==> flow/design.v <==
module conv1_buf #(
    parameter WIDTH     = 28,
    parameter HEIGHT    = 28,
    parameter DATA_BITS = 8
)(
    input                        clk,
    input                        rst_n,
    input                        valid_in,
    input  signed [DATA_BITS-1:0] data_in,
    output wire signed [DATA_BITS-1:0] data_out_0,  data_out_1,  data_out_2,  data_out_3,  data_out_4,
    output wire signed [DATA_BITS-1:0] data_out_5,  data_out_6,  data_out_7,  data_out_8,  data_out_9,
    output wire signed [DATA_BITS-1:0] data_out_10, data_out_11, data_out_12, data_out_13, data_out_14,
    output wire signed [DATA_BITS-1:0] data_out_15, data_out_16, data_out_17, data_out_18, data_out_19,
    output wire signed [DATA_BITS-1:0] data_out_20, data_out_21, data_out_22, data_out_23, data_out_24,
    output reg                   valid_out_buf
);
    reg [DATA_BITS-1:0] line1_regs [0:WIDTH-1];
    reg [DATA_BITS-1:0] line2_regs [0:WIDTH-1];
    reg [DATA_BITS-1:0] line3_regs [0:WIDTH-1];
    reg [DATA_BITS-1:0] line4_regs [0:WIDTH-1];
    reg [DATA_BITS-1:0] s0[0:4], s1[0:4], s2[0:4], s3[0:4], s4[0:4];
    reg [$clog2(WIDTH)-1:0]  col_cnt;
    reg [$clog2(HEIGHT)-1:0] row_cnt;
    integer i;
    always @(posedge clk) begin
        if (!rst_n) begin
            col_cnt <= 0;
            row_cnt <= 0;
            valid_out_buf <= 0; 
            for (i = 0; i < 5; i = i + 1) begin
                s0[i] <= 0; s1[i] <= 0; s2[i] <= 0; s3[i] <= 0; s4[i] <= 0;
            end
        end else if (valid_in) begin
            line4_regs[col_cnt] <= line3_regs[col_cnt];
            line3_regs[col_cnt] <= line2_regs[col_cnt];
            line2_regs[col_cnt] <= line1_regs[col_cnt];
            line1_regs[col_cnt] <= data_in;
            s4[0] <= line4_regs[col_cnt]; s4[1] <= s4[0]; s4[2] <= s4[1]; s4[3] <= s4[2]; s4[4] <= s4[3];
            s3[0] <= line3_regs[col_cnt]; s3[1] <= s3[0]; s3[2] <= s3[1]; s3[3] <= s3[2]; s3[4] <= s3[3];
            s2[0] <= line2_regs[col_cnt]; s2[1] <= s2[0]; s2[2] <= s2[1]; s2[3] <= s2[2]; s2[4] <= s2[3];
            s1[0] <= line1_regs[col_cnt]; s1[1] <= s1[0]; s1[2] <= s1[1]; s1[3] <= s1[2]; s1[4] <= s1[3];
            s0[0] <= data_in;             s0[1] <= s0[0]; s0[2] <= s0[1]; s0[3] <= s0[2]; s0[4] <= s0[3];
            if (col_cnt == WIDTH - 1) begin
                col_cnt <= 0;
                if (row_cnt == HEIGHT - 1) row_cnt <= 0;
                else row_cnt <= row_cnt + 1;
            end else begin
                col_cnt <= col_cnt + 1;
            end
            valid_out_buf <= (row_cnt >= 4) && (col_cnt >= 4 && col_cnt <= 27);
        end else begin
            valid_out_buf <= 1'b0;
        end
    end
    assign {data_out_0,  data_out_1,  data_out_2,  data_out_3,  data_out_4}  = {s4[4],s4[3],s4[2],s4[1],s4[0]};
    assign {data_out_5,  data_out_6,  data_out_7,  data_out_8,  data_out_9}  = {s3[4],s3[3],s3[2],s3[1],s3[0]};
    assign {data_out_10, data_out_11, data_out_12, data_out_13, data_out_14} = {s2[4],s2[3],s2[2],s2[1],s2[0]};
    assign {data_out_15, data_out_16, data_out_17, data_out_18, data_out_19} = {s1[4],s1[3],s1[2],s1[1],s1[0]};
    assign {data_out_20, data_out_21, data_out_22, data_out_23, data_out_24} = {s0[4],s0[3],s0[2],s0[1],s0[0]};
endmodule
module conv1_calc (
    input                       clk,
    input                       rst_n,
    input                       valid_out_buf,
    input    signed   [7:0]           data_out_0, data_out_1, data_out_2, data_out_3, data_out_4,
                                data_out_5, data_out_6, data_out_7, data_out_8, data_out_9,
                                data_out_10, data_out_11, data_out_12, data_out_13, data_out_14,
                                data_out_15, data_out_16, data_out_17, data_out_18, data_out_19,
                                data_out_20, data_out_21, data_out_22, data_out_23, data_out_24,
    output reg  signed [11:0]          conv_out_1, conv_out_2, conv_out_3,
    output reg                  valid_out_calc
);
    localparam P_STAGES = 7;  
       wire signed [7:0] b1 = 8'sh88;
       wire signed [7:0] b2 = 8'sh00;
       wire signed [7:0] b3 = 8'sh00;
    function signed [7:0] get_w1(input [4:0] addr);
        case(addr)
            5'd00: get_w1 = 8'sh00; 5'd01: get_w1 = 8'shcd; 5'd02: get_w1 = 8'shf9; 5'd03: get_w1 = 8'shef; 5'd04: get_w1 = 8'sh07; 
            5'd05: get_w1 = 8'sh43; 5'd06: get_w1 = 8'shef; 5'd07: get_w1 = 8'shdd; 5'd08: get_w1 = 8'shee; 5'd09: get_w1 = 8'sh13; 
            5'd10: get_w1 = 8'sh31; 5'd11: get_w1 = 8'sh38; 5'd12: get_w1 = 8'sh34; 5'd13: get_w1 = 8'sh19; 5'd14: get_w1 = 8'shfe; 
            5'd15: get_w1 = 8'sh11; 5'd16: get_w1 = 8'sh0c; 5'd17: get_w1 = 8'shfe; 5'd18: get_w1 = 8'shc8; 5'd19: get_w1 = 8'shb3; 
            5'd20: get_w1 = 8'shf0; 5'd21: get_w1 = 8'she1; 5'd22: get_w1 = 8'sh10; 5'd23: get_w1 = 8'sh3c; 5'd24: get_w1 = 8'sh7f; 
            default: get_w1 = 8'sh00;
        endcase
    endfunction
    function signed [7:0] get_w2(input [4:0] addr);
        case(addr)
            5'd00: get_w2 = 8'sh1e; 5'd01: get_w2 = 8'sh26; 5'd02: get_w2 = 8'sh24; 5'd03: get_w2 = 8'sh2e; 5'd04: get_w2 = 8'she6; 
            5'd05: get_w2 = 8'sh1b; 5'd06: get_w2 = 8'she2; 5'd07: get_w2 = 8'sh01; 5'd08: get_w2 = 8'sh21; 5'd09: get_w2 = 8'sh01; 
            5'd10: get_w2 = 8'sh2b; 5'd11: get_w2 = 8'shff; 5'd12: get_w2 = 8'sh15; 5'd13: get_w2 = 8'sh04; 5'd14: get_w2 = 8'sh0d; 
            5'd15: get_w2 = 8'sh0f; 5'd16: get_w2 = 8'she5; 5'd17: get_w2 = 8'she9; 5'd18: get_w2 = 8'shde; 5'd19: get_w2 = 8'sh2d; 
            5'd20: get_w2 = 8'shef; 5'd21: get_w2 = 8'shf2; 5'd22: get_w2 = 8'sh00; 5'd23: get_w2 = 8'sh13; 5'd24: get_w2 = 8'sh19; 
            default: get_w2 = 8'sh00;
        endcase
    endfunction
    function signed [7:0] get_w3(input [4:0] addr);
        case(addr)
            5'd00: get_w3 = 8'sh1f; 5'd01: get_w3 = 8'sh2f; 5'd02: get_w3 = 8'sh1e; 5'd03: get_w3 = 8'sh19; 5'd04: get_w3 = 8'sh17; 
            5'd05: get_w3 = 8'sh08; 5'd06: get_w3 = 8'sh03; 5'd07: get_w3 = 8'shfa; 5'd08: get_w3 = 8'sh0e; 5'd09: get_w3 = 8'sh28; 
            5'd10: get_w3 = 8'shbb; 5'd11: get_w3 = 8'sh35; 5'd12: get_w3 = 8'sh3f; 5'd13: get_w3 = 8'sh36; 5'd14: get_w3 = 8'sh05; 
            5'd15: get_w3 = 8'shc6; 5'd16: get_w3 = 8'shd5; 5'd17: get_w3 = 8'sh04; 5'd18: get_w3 = 8'shfb; 5'd19: get_w3 = 8'shea; 
            5'd20: get_w3 = 8'sh85; 5'd21: get_w3 = 8'sh80; 5'd22: get_w3 = 8'sh80; 5'd23: get_w3 = 8'sh80; 5'd24: get_w3 = 8'sh80; 
            default: get_w3 = 8'sh00;
        endcase
    endfunction
    reg [7:0] p_s0 [0:24]; 
    reg signed [15:0] product1_s1[0:24], product2_s1[0:24], product3_s1[0:24];
    reg signed [17:0] sum1_s2[0:12], sum2_s2[0:12], sum3_s2[0:12];
    reg signed [17:0] sum1_s3[0:6],  sum2_s3[0:6],  sum3_s3[0:6];
    reg signed [17:0] sum1_s4[0:3],  sum2_s4[0:3],  sum3_s4[0:3];
    reg signed [17:0] sum1_s5[0:1],  sum2_s5[0:1],  sum3_s5[0:1];
    reg signed [18:0] sum1_s6, sum2_s6, sum3_s6;
    reg [P_STAGES-1:0] valid_pipe;
    integer i;  
    always @(posedge clk) begin
        if (!rst_n) begin
            valid_pipe <= 0;
            valid_out_calc <= 0;
            conv_out_1 <= 0;
            conv_out_2 <= 0;
            conv_out_3 <= 0;
            for (i=0; i<25; i=i+1) begin p_s0[i] <= 0; product1_s1[i] <= 0; product2_s1[i] <= 0; product3_s1[i] <= 0; end
            for (i=0; i<13; i=i+1) begin sum1_s2[i] <= 0; sum2_s2[i] <= 0; sum3_s2[i] <= 0; end
            for (i=0; i<7; i=i+1)  begin sum1_s3[i] <= 0; sum2_s3[i] <= 0; sum3_s3[i] <= 0; end
            for (i=0; i<4; i=i+1)  begin sum1_s4[i] <= 0; sum2_s4[i] <= 0; sum3_s4[i] <= 0; end
            for (i=0; i<2; i=i+1)  begin sum1_s5[i] <= 0; sum2_s5[i] <= 0; sum3_s5[i] <= 0; end
            sum1_s6 <= 0; sum2_s6 <= 0; sum3_s6 <= 0;
        end else begin
            valid_pipe <= {valid_pipe[P_STAGES-2:0], valid_out_buf};
            valid_out_calc <= valid_pipe[P_STAGES-1];
            if (valid_out_buf) begin
                p_s0[0] <= data_out_0; p_s0[1] <= data_out_1; p_s0[2] <= data_out_2; p_s0[3] <= data_out_3; p_s0[4] <= data_out_4;
                p_s0[5] <= data_out_5; p_s0[6] <= data_out_6; p_s0[7] <= data_out_7; p_s0[8] <= data_out_8; p_s0[9] <= data_out_9;
                p_s0[10] <= data_out_10; p_s0[11] <= data_out_11; p_s0[12] <= data_out_12; p_s0[13] <= data_out_13; p_s0[14] <= data_out_14;
                p_s0[15] <= data_out_15; p_s0[16] <= data_out_16; p_s0[17] <= data_out_17; p_s0[18] <= data_out_18; p_s0[19] <= data_out_19;
                p_s0[20] <= data_out_20; p_s0[21] <= data_out_21; p_s0[22] <= data_out_22; p_s0[23] <= data_out_23; p_s0[24] <= data_out_24;
            end
            for (i = 0; i < 25; i = i + 1) begin
                product1_s1[i] <= $signed(p_s0[i]) * get_w1(i);
                product2_s1[i] <= $signed(p_s0[i]) * get_w2(i);
                product3_s1[i] <= $signed(p_s0[i]) * get_w3(i);
            end
            for (i = 0; i < 12; i = i + 1) begin
                sum1_s2[i] <= product1_s1[2*i] + product1_s1[2*i+1];
                sum2_s2[i] <= product2_s1[2*i] + product2_s1[2*i+1];
                sum3_s2[i] <= product3_s1[2*i] + product3_s1[2*i+1];
            end
            sum1_s2[12] <= product1_s1[24]; sum2_s2[12] <= product2_s1[24]; sum3_s2[12] <= product3_s1[24];
            for (i = 0; i < 6; i = i + 1) begin
                sum1_s3[i] <= sum1_s2[2*i] + sum1_s2[2*i+1];
                sum2_s3[i] <= sum2_s2[2*i] + sum2_s2[2*i+1];
                sum3_s3[i] <= sum3_s2[2*i] + sum3_s2[2*i+1];
            end
            sum1_s3[6] <= sum1_s2[12]; sum2_s3[6] <= sum2_s2[12]; sum3_s3[6] <= sum3_s2[12];
            sum1_s4[0] <= sum1_s3[0] + sum1_s3[1]; sum1_s4[1] <= sum1_s3[2] + sum1_s3[3]; sum1_s4[2] <= sum1_s3[4] + sum1_s3[5]; sum1_s4[3] <= sum1_s3[6];
            sum2_s4[0] <= sum2_s3[0] + sum2_s3[1]; sum2_s4[1] <= sum2_s3[2] + sum2_s3[3]; sum2_s4[2] <= sum2_s3[4] + sum2_s3[5]; sum2_s4[3] <= sum2_s3[6];
            sum3_s4[0] <= sum3_s3[0] + sum3_s3[1]; sum3_s4[1] <= sum3_s3[2] + sum3_s3[3]; sum3_s4[2] <= sum3_s3[4] + sum3_s3[5]; sum3_s4[3] <= sum3_s3[6];
            sum1_s5[0] <= sum1_s4[0] + sum1_s4[1]; sum1_s5[1] <= sum1_s4[2] + sum1_s4[3];
            sum2_s5[0] <= sum2_s4[0] + sum2_s4[1]; sum2_s5[1] <= sum2_s4[2] + sum2_s4[3];
            sum3_s5[0] <= sum3_s4[0] + sum3_s4[1]; sum3_s5[1] <= sum3_s4[2] + sum3_s4[3];
            sum1_s6 <= sum1_s5[0] + sum1_s5[1];
            sum2_s6 <= sum2_s5[0] + sum2_s5[1];
            sum3_s6 <= sum3_s5[0] + sum3_s5[1];
            if (valid_pipe[P_STAGES-1]) begin
                conv_out_1 <= ($signed(sum1_s6) >>> 7) + b1;
                conv_out_2 <= ($signed(sum2_s6) >>> 7) + b2;
                conv_out_3 <= ($signed(sum3_s6) >>> 7) + b3;
            end 
        end
    end
endmodule
 module conv1_layer (
   input clk,
   input rst_n,
   input valid_in,
   input signed [7:0] data_in,
   output signed [11:0] conv_out_1, conv_out_2, conv_out_3,
   output valid_out_conv
 );
 wire signed [7:0] data_out_0, data_out_1, data_out_2, data_out_3, data_out_4,
  data_out_5, data_out_6, data_out_7, data_out_8, data_out_9,
  data_out_10, data_out_11, data_out_12, data_out_13, data_out_14,
  data_out_15, data_out_16, data_out_17, data_out_18, data_out_19,
  data_out_20, data_out_21, data_out_22, data_out_23, data_out_24;
 wire valid_out_buf;
 conv1_buf #(.WIDTH(28), .HEIGHT(28), .DATA_BITS(8)) conv1_buf(
   .clk(clk),
   .rst_n(rst_n),
   .valid_in(valid_in),
   .data_in(data_in),
   .data_out_0(data_out_0),
   .data_out_1(data_out_1),
   .data_out_2(data_out_2),
   .data_out_3(data_out_3),
   .data_out_4(data_out_4),
   .data_out_5(data_out_5),
   .data_out_6(data_out_6),
   .data_out_7(data_out_7),
   .data_out_8(data_out_8),
   .data_out_9(data_out_9),
   .data_out_10(data_out_10),
   .data_out_11(data_out_11),
   .data_out_12(data_out_12),
   .data_out_13(data_out_13),
   .data_out_14(data_out_14),
   .data_out_15(data_out_15),
   .data_out_16(data_out_16),
   .data_out_17(data_out_17),
   .data_out_18(data_out_18),
   .data_out_19(data_out_19),
   .data_out_20(data_out_20),
   .data_out_21(data_out_21),
   .data_out_22(data_out_22),
   .data_out_23(data_out_23),
   .data_out_24(data_out_24),
   .valid_out_buf(valid_out_buf)
 );
 conv1_calc conv1_calc(
   .clk(clk),
   .rst_n(rst_n),
   .valid_out_buf(valid_out_buf),
   .data_out_0(data_out_0),
   .data_out_1(data_out_1),
   .data_out_2(data_out_2),
   .data_out_3(data_out_3),
   .data_out_4(data_out_4),
   .data_out_5(data_out_5),
   .data_out_6(data_out_6),
   .data_out_7(data_out_7),
   .data_out_8(data_out_8),
   .data_out_9(data_out_9),
   .data_out_10(data_out_10),
   .data_out_11(data_out_11),
   .data_out_12(data_out_12),
   .data_out_13(data_out_13),
   .data_out_14(data_out_14),
   .data_out_15(data_out_15),
   .data_out_16(data_out_16),
   .data_out_17(data_out_17),
   .data_out_18(data_out_18),
   .data_out_19(data_out_19),
   .data_out_20(data_out_20),
   .data_out_21(data_out_21),
   .data_out_22(data_out_22),
   .data_out_23(data_out_23),
   .data_out_24(data_out_24),
   .conv_out_1(conv_out_1),
   .conv_out_2(conv_out_2),
   .conv_out_3(conv_out_3),
   .valid_out_calc(valid_out_conv)
 );
 endmodule
# --- Reports on conv1_layer ---
# Module conv1_layer before and after one edit of its RTL, step after step.
# "before" refers to lines of the RTL above, "after" to lines of the edited file.
# "diff": "after" minus "before" as printed here. "rel_change_pct": 100 x difference / "before".
# Operators: Yosys type, input widths -> output width; for muxes data width and select width s.
# Library cell names are shortened.
setup:
  top: "conv1_layer"
  clock: "clk"
  library: "sky130hd"
  corner: "tt_025C_1v80"

# --- The edit ---
# Unified diff, file above to edited file.
# The edit is scripted: it alters the design's behaviour and was not made to optimise anything.
# begin of diff
@@ -115,17 +115,5 @@
     integer i;  
     always @(posedge clk) begin
-        if (!rst_n) begin
-            valid_pipe <= 0;
-            valid_out_calc <= 0;
-            conv_out_1 <= 0;
-            conv_out_2 <= 0;
-            conv_out_3 <= 0;
-            for (i=0; i<25; i=i+1) begin p_s0[i] <= 0; product1_s1[i] <= 0; product2_s1[i] <= 0; product3_s1[i] <= 0; end
-            for (i=0; i<13; i=i+1) begin sum1_s2[i] <= 0; sum2_s2[i] <= 0; sum3_s2[i] <= 0; end
-            for (i=0; i<7; i=i+1)  begin sum1_s3[i] <= 0; sum2_s3[i] <= 0; sum3_s3[i] <= 0; end
-            for (i=0; i<4; i=i+1)  begin sum1_s4[i] <= 0; sum2_s4[i] <= 0; sum3_s4[i] <= 0; end
-            for (i=0; i<2; i=i+1)  begin sum1_s5[i] <= 0; sum2_s5[i] <= 0; sum3_s5[i] <= 0; end
-            sum1_s6 <= 0; sum2_s6 <= 0; sum3_s6 <= 0;
-        end else begin
+        begin
             valid_pipe <= {valid_pipe[P_STAGES-2:0], valid_out_buf};
             valid_out_calc <= valid_pipe[P_STAGES-1];
# end of diff

# --- Elaborated design ---
# Yosys after proc, flatten, opt, wreduce and memory -nomap, before mapping. Print and check cells are not counted.
# Yosys's memory passes give these memory sizes; they may raise the number of words (mostly to a power of two), join words into wider ones and drop unused or constant bits.
classes:
  columns: ["element", "before", "after", "diff", "rel_change_pct"]
  rows:
  - ["n_addsub", 81, 81, 0, 0.00]
  - ["div", 0, 0, 0, null]
  - ["reduce_logical", 5, 5, 0, 0.00]
  - ["n_mux", 20, 20, 0, 0.00]
  - ["n_mul", 59, 59, 0, 0.00]
  - ["n_shift", 0, 0, 0, null]
  - ["logic", 0, 0, 0, null]
  - ["cmp", 3, 3, 0, 0.00]
  - ["eq_ne", 2, 2, 0, 0.00]
# Operator kinds equal on both sides are left out: 31.
word_totals:
  columns: ["element", "before", "after", "diff", "rel_change_pct"]
  rows:
  - ["reg_bits", 2906, 2906, 0, 0.00]
  - ["mem_bits_rw", 896, 896, 0, 0.00]
  - ["out_inout_bits", 37, 37, 0, 0.00]
  - ["inputBits", 11, 11, 0, 0.00]
  - ["n_memories", 4, 4, 0, 0.00]
  - ["latch_bits", 0, 0, 0, null]
  - ["romBits", 0, 0, 0, null]
  - ["word_cells", 385, 385, 0, 0.00]
  - ["clocked_rd_ports_x_width", 32, 32, 0, 0.00]
mem_list:
  columns: ["element", "before", "after"]
  rows:
  - ["mem_shapes", "conv1_buf.line1_regs 28 x 8 bit 1R1W; conv1_buf.line2_regs 28 x 8 bit 1R1W; conv1_buf.line3_regs 28 x 8 bit 1R1W; conv1_buf.line4_regs 28 x 8 bit 1R1W", "conv1_buf.line1_regs 28 x 8 bit 1R1W; conv1_buf.line2_regs 28 x 8 bit 1R1W; conv1_buf.line3_regs 28 x 8 bit 1R1W; conv1_buf.line4_regs 28 x 8 bit 1R1W"]

# --- Depth ---
# Depth = most cells in a row (Yosys ltp): at word level without a register or memory, in the mapped netlist without a sequential cell, where the memories' decode and read muxes count.
depth:
  columns: ["element", "before", "after", "diff", "rel_change_pct"]
  rows:
  - ["word_depth", 4, 4, 0, 0.00]
  - ["abc_area", "0", "0", null, null]
  - ["mapped_depth", 19, 19, 0, 0.00]
  - ["mapped_depth_nobuf", 19, 19, 0, 0.00]

# --- Mapped cells and area ---
# Source: synth_stat.txt of the flow (Yosys; design flattened, memories mapped). It holds for the ABC_AREA given above (unset counts as 0); a run with the other value may have another netlist.
types:
  columns: ["type", "before", "after", "diff", "rel_change_pct"]
  rows:
  - ["nor2_1", 2263, 714, -1549, -68.45]
  - ["and2_1", 509, 23, -486, -95.48]
  - ["xnor2_1", 690, 1119, 429, 62.17]
  - ["clkbuf_1", 417, 98, -319, -76.50]
  - ["inv_1", 1578, 1863, 285, 18.06]
  - ["dfxtp_1", 2640, 2404, -236, -8.94]
  - ["edfxtp_1", 896, 1132, 236, 26.34]
  - ["mux2i_1", 463, 232, -231, -49.89]
  - ["nor3_1", 400, 201, -199, -49.75]
  - ["xor2_1", 509, 347, -162, -31.83]
  - ["a21oi_1", 764, 893, 129, 16.88]
  - ["a21o_1", 524, 399, -125, -23.85]
  - ["o21bai_1", 62, 177, 115, 185.48]
  - ["o21a_1", 228, 148, -80, -35.09]
  - ["nor3b_1", 101, 35, -66, -65.35]
  - ["a211oi_1", 114, 54, -60, -52.63]
  - ["nand2b_1", 202, 149, -53, -26.24]
  - ["o21ai_0", 582, 530, -52, -8.93]
# Cell types equal on both sides are left out: 4.
# Not every row of either side is listed.
mapped:
  columns: ["element", "before", "after", "diff", "rel_change_pct"]
  rows:
  - ["flip_flops", 3536, 3536, 0, 0.00]
  - ["n_buf", 475, 173, -302, -63.58]
  - ["seqArea_um2", 79756.5, 82118.8, 2362.3, 2.96]
  - ["mapped_cells", 18217, 15781, -2436, -13.37]
  - ["synth_area_um2", 191866.5, 182421.2, -9445.3, -4.92]
# The figures by module come from a second, unflattened synthesis with its own total; it is not the netlist above.
unflattened:
  columns: ["element", "before", "after", "diff", "rel_change_pct"]
  rows:
  - ["cells_unflattened", 18923, 15968, -2955, -15.62]
  - ["area_unflattened_um2", 195766.5, 182172.2, -13594.3, -6.94]
# Rows give one instance, submodules left out.
by_module_before:
  columns: ["module", "cells", "n_inst", "area_um2", "mod_seq_area_um2"]
  rows:
  - ["conv1_calc", 16384, 1, 152885.4, 48526.5]
  - ["conv1_buf", 2539, 1, 42881.1, 31230.0]
  - ["conv1_layer", 0, 1, 0.0, 0.0]
by_module_after:
  columns: ["module", "cells", "n_inst", "area_um2", "mod_seq_area_um2"]
  rows:
  - ["conv1_calc", 13431, 1, 139313.6, 50508.4]
  - ["conv1_buf", 2537, 1, 42858.6, 31230.0]
  - ["conv1_layer", 0, 1, 0.0, 0.0]

# --- Path before layout ---
# Source: OpenSTA report_checks on the synthesized netlist (no wires, ideal clock, input and output delay 20% of the period each), path of least setup slack; recovery checks are left aside. Register names are those of the netlist, which keeps one name where synthesis merged equal registers.
synth_path:
  columns: ["element", "before", "after", "diff", "rel_change_pct"]
  rows:
  - ["path_type", "reg-to-reg", "reg-to-reg", null, null]
  - ["from", "register conv1_calc.p_s0[24][7]", "register conv1_buf.valid_out_buf", null, null]
  - ["to", "register (name not given)", "register conv1_calc.valid_pipe[0]", null, null]
  - ["setup_slack_ps", -84, -289, -205, null]
  - ["setup_time_ps", 128, 623, 495, null]
  - ["clock_period_ps", 5000, 5000, 0, 0.00]
  - ["n_path_buf", 2, 0, -2, -100.00]
  - ["path_stages", 20, 1, -19, -95.00]
  - ["arrival_time_ps", 4956, 4666, -290, -5.85]
  - ["delay_ps", 5084, 5289, 205, 4.03]
  - ["required_ps", 4872, 4377, -495, -10.16]
  - ["t_first_pin_ps", 0, 0, 0, null]
  - ["period_less_setup_slack_ps", 5084, 5289, 205, 4.03]
# "delay_ps" = arrival - input delay + setup time.
# "path_stages": output pins that drive a net of the path, with the launching flip-flop's if there is one; two outputs of one cell count as two.
# "period_less_setup_slack_ps" = period - worst setup slack (recovery checks aside). The figure is calculated, with input and output delays left at 20% of the set period.
# The rows between start and end are the longest chain of elaborated cells between them; the timing report does not say that the signal goes this way. Where chains are equally long, one stands for them.
# A line is the first line of the expression or statement that the cell stems from. Yosys adds cells for indexed reads and writes and turns some case tables into memories.
# At most two assigning lines are given for a register; there are more.
synth_between_before:
  cell_sequence: "dfxtp_1 > clkbuf_1 > buf_1 > inv_1 > ha_1 > xnor2_1 > fa_1 > inv_1 > fa_1 > inv_1 > fa_1 > inv_1 > ha_1 > a21o_1 > a21o_1 > a21o_1 > a21o_1 > a31oi_1 > xnor2_1 > nor2_1"
  elab_chain_len: 1
  cells_between: 1
  cone_lines: 1
  classes_between: "1 x mul"
synth_lines_before:
  columns: ["element", "line", "rtl"]
  rows:
  - ["start: declaration", 107, "reg [7:0] p_s0 [0:24];"]
  - ["start: assignment", 123, null]
  - ["start: assignment", 137, "p_s0[20] <= data_out_20; p_s0[21] <= data_out_21; p_s0[22] <= data_out_22; p_s0[23] <= data_out_23; p_s0[24] < ..."]
  - ["$mul 8x8->16", 140, null]
  - ["end: assignment", 123, null]
  - ["end: assignment", 140, null]
  - ["end: declaration", 108, null]
synth_between_after:
  cell_sequence: "dfxtp_1"
  elab_chain_len: 0
  cells_between: 0
  cone_lines: 0
synth_lines_after:
  columns: ["element", "line", "rtl"]
  rows:
  - ["start: declaration", 15, "output reg                   valid_out_buf"]
  - ["start: assignment", 29, "valid_out_buf <= 0;"]
  - ["start: assignment", 50, "valid_out_buf <= (row_cnt >= 4) && (col_cnt >= 4 && col_cnt <= 27);"]
  - ["end: assignment", 118, "valid_pipe <= {valid_pipe[P_STAGES-2:0], valid_out_buf};"]
  - ["end: declaration", 114, "reg [P_STAGES-1:0] valid_pipe;"]

# --- Timing after layout ---
# Path of least setup slack in the final report of the runs of set A (OpenROAD, finished layout, wires in). Where an end is a register, its clock arrival counts in the times.
# The path's times are printed in steps of 10 ps; the period is the one set.
layout_path:
  columns: ["element", "before", "after", "diff", "rel_change_pct"]
  rows:
  - ["path_type", "reg-to-reg", "reg-to-reg", null, null]
  - ["from", "register conv1_calc.p_s0[6][2]", "register conv1_calc.p_s0[10][6]", null, null]
  - ["to", "register (name not given)", "register (name not given)", null, null]
  - ["arrival_time_ps", 5350, 5300, -50, -0.93]
  - ["n_path_buf", 0, 0, 0, null]
  - ["path_stages", 18, 17, -1, -5.56]
  - ["setup_slack_ps", 450, 540, 90, null]
  - ["clock_period_ps", 5000, 5000, 0, 0.00]
  - ["setup_time_ps", 130, 110, -20, null]
  - ["t_first_pin_ps", 930, 930, 0, 0.00]
  - ["required_ps", 5800, 5840, 40, 0.69]
# The rows between start and end are the longest chain of elaborated cells between them; the timing report does not say that the signal goes this way. Where chains are equally long, one stands for them.
layout_between_before:
  cell_sequence: "dfxtp_1 > inv_1 > fa_1 > inv_1 > ha_1 > fa_1 > inv_1 > fa_1 > inv_1 > ha_1 > a21o_1 > a21oi_1 > o21ai_0 > a2111oi_1 > nor3_1 > a31oi_1 > xnor2_1 > nor2_1"
  elab_chain_len: 1
  cells_between: 1
  cone_lines: 1
  classes_between: "1 x mul"
layout_lines_before:
  columns: ["element", "line", "rtl"]
  rows:
  - ["start: declaration", 107, "reg [7:0] p_s0 [0:24];"]
  - ["start: assignment", 123, null]
  - ["start: assignment", 134, "p_s0[5] <= data_out_5; p_s0[6] <= data_out_6; p_s0[7] <= data_out_7; p_s0[8] <= data_out_8; p_s0[9] <= data_ou ..."]
  - ["$mul 8x6->14", 140, null]
  - ["end: assignment", 123, null]
  - ["end: assignment", 140, null]
  - ["end: declaration", 108, null]
layout_between_after:
  cell_sequence: "edfxtp_1 > inv_1 > ha_1 > fa_1 > inv_1 > fa_1 > inv_1 > fa_1 > inv_1 > ha_1 > o21ai_0 > a21boi_0 > o21ai_0 > a21oi_1 > o21ai_0 > mux2i_1 > nand2_1"
  elab_chain_len: 1
  cells_between: 1
  cone_lines: 1
  classes_between: "1 x mul"
layout_lines_after:
  columns: ["element", "line", "rtl"]
  rows:
  - ["start: declaration", 107, "reg [7:0] p_s0 [0:24];"]
  - ["start: assignment", 123, "p_s0[10] <= data_out_10; p_s0[11] <= data_out_11; p_s0[12] <= data_out_12; p_s0[13] <= data_out_13; p_s0[14] < ..."]
  - ["$mul 8x8->16", 130, null]
  - ["end: assignment", 130, null]
  - ["end: declaration", 108, null]

# --- Layout results ---
# Runs of the flow (Yosys, OpenROAD) on both versions; the two runs of a pair have the same settings. The constraints put input and output delay at 20% of the set period each and load the outputs with 0.01 pF.
settings_set_A:
  CORE_UTILIZATION: 40
  period_ns: 5.0
  CAP_MARGIN: 20
  CORE_MARGIN: 2
  SLEW_MARGIN: 20
results_set_A:
  columns: ["element", "before", "after", "diff", "rel_change_pct"]
  rows:
  - ["final_cell_area_um2", 213903.0, 204137.0, -9766.0, -4.57]
  - ["ws_hold_ps", 416, 308, -108, null]
  - ["clock_period_reached_ps", 4554, 4458, -96, -2.11]
  - ["die_area_um2", 485224.0, 461469.0, -23755.0, -4.90]
  - ["ys_area_um2", 191866.5, 182421.2, -9445.3, -4.92]
  - ["total_negative_slack_ps", 0, 0, 0, null]
  - ["ws_setup_ps", 446, 542, 96, null]
# "clock_period_reached_ps" is the run's clock period less its worst setup slack. It is reckoned from that one timing run; input and output delays stay at 20% of the period that was set.
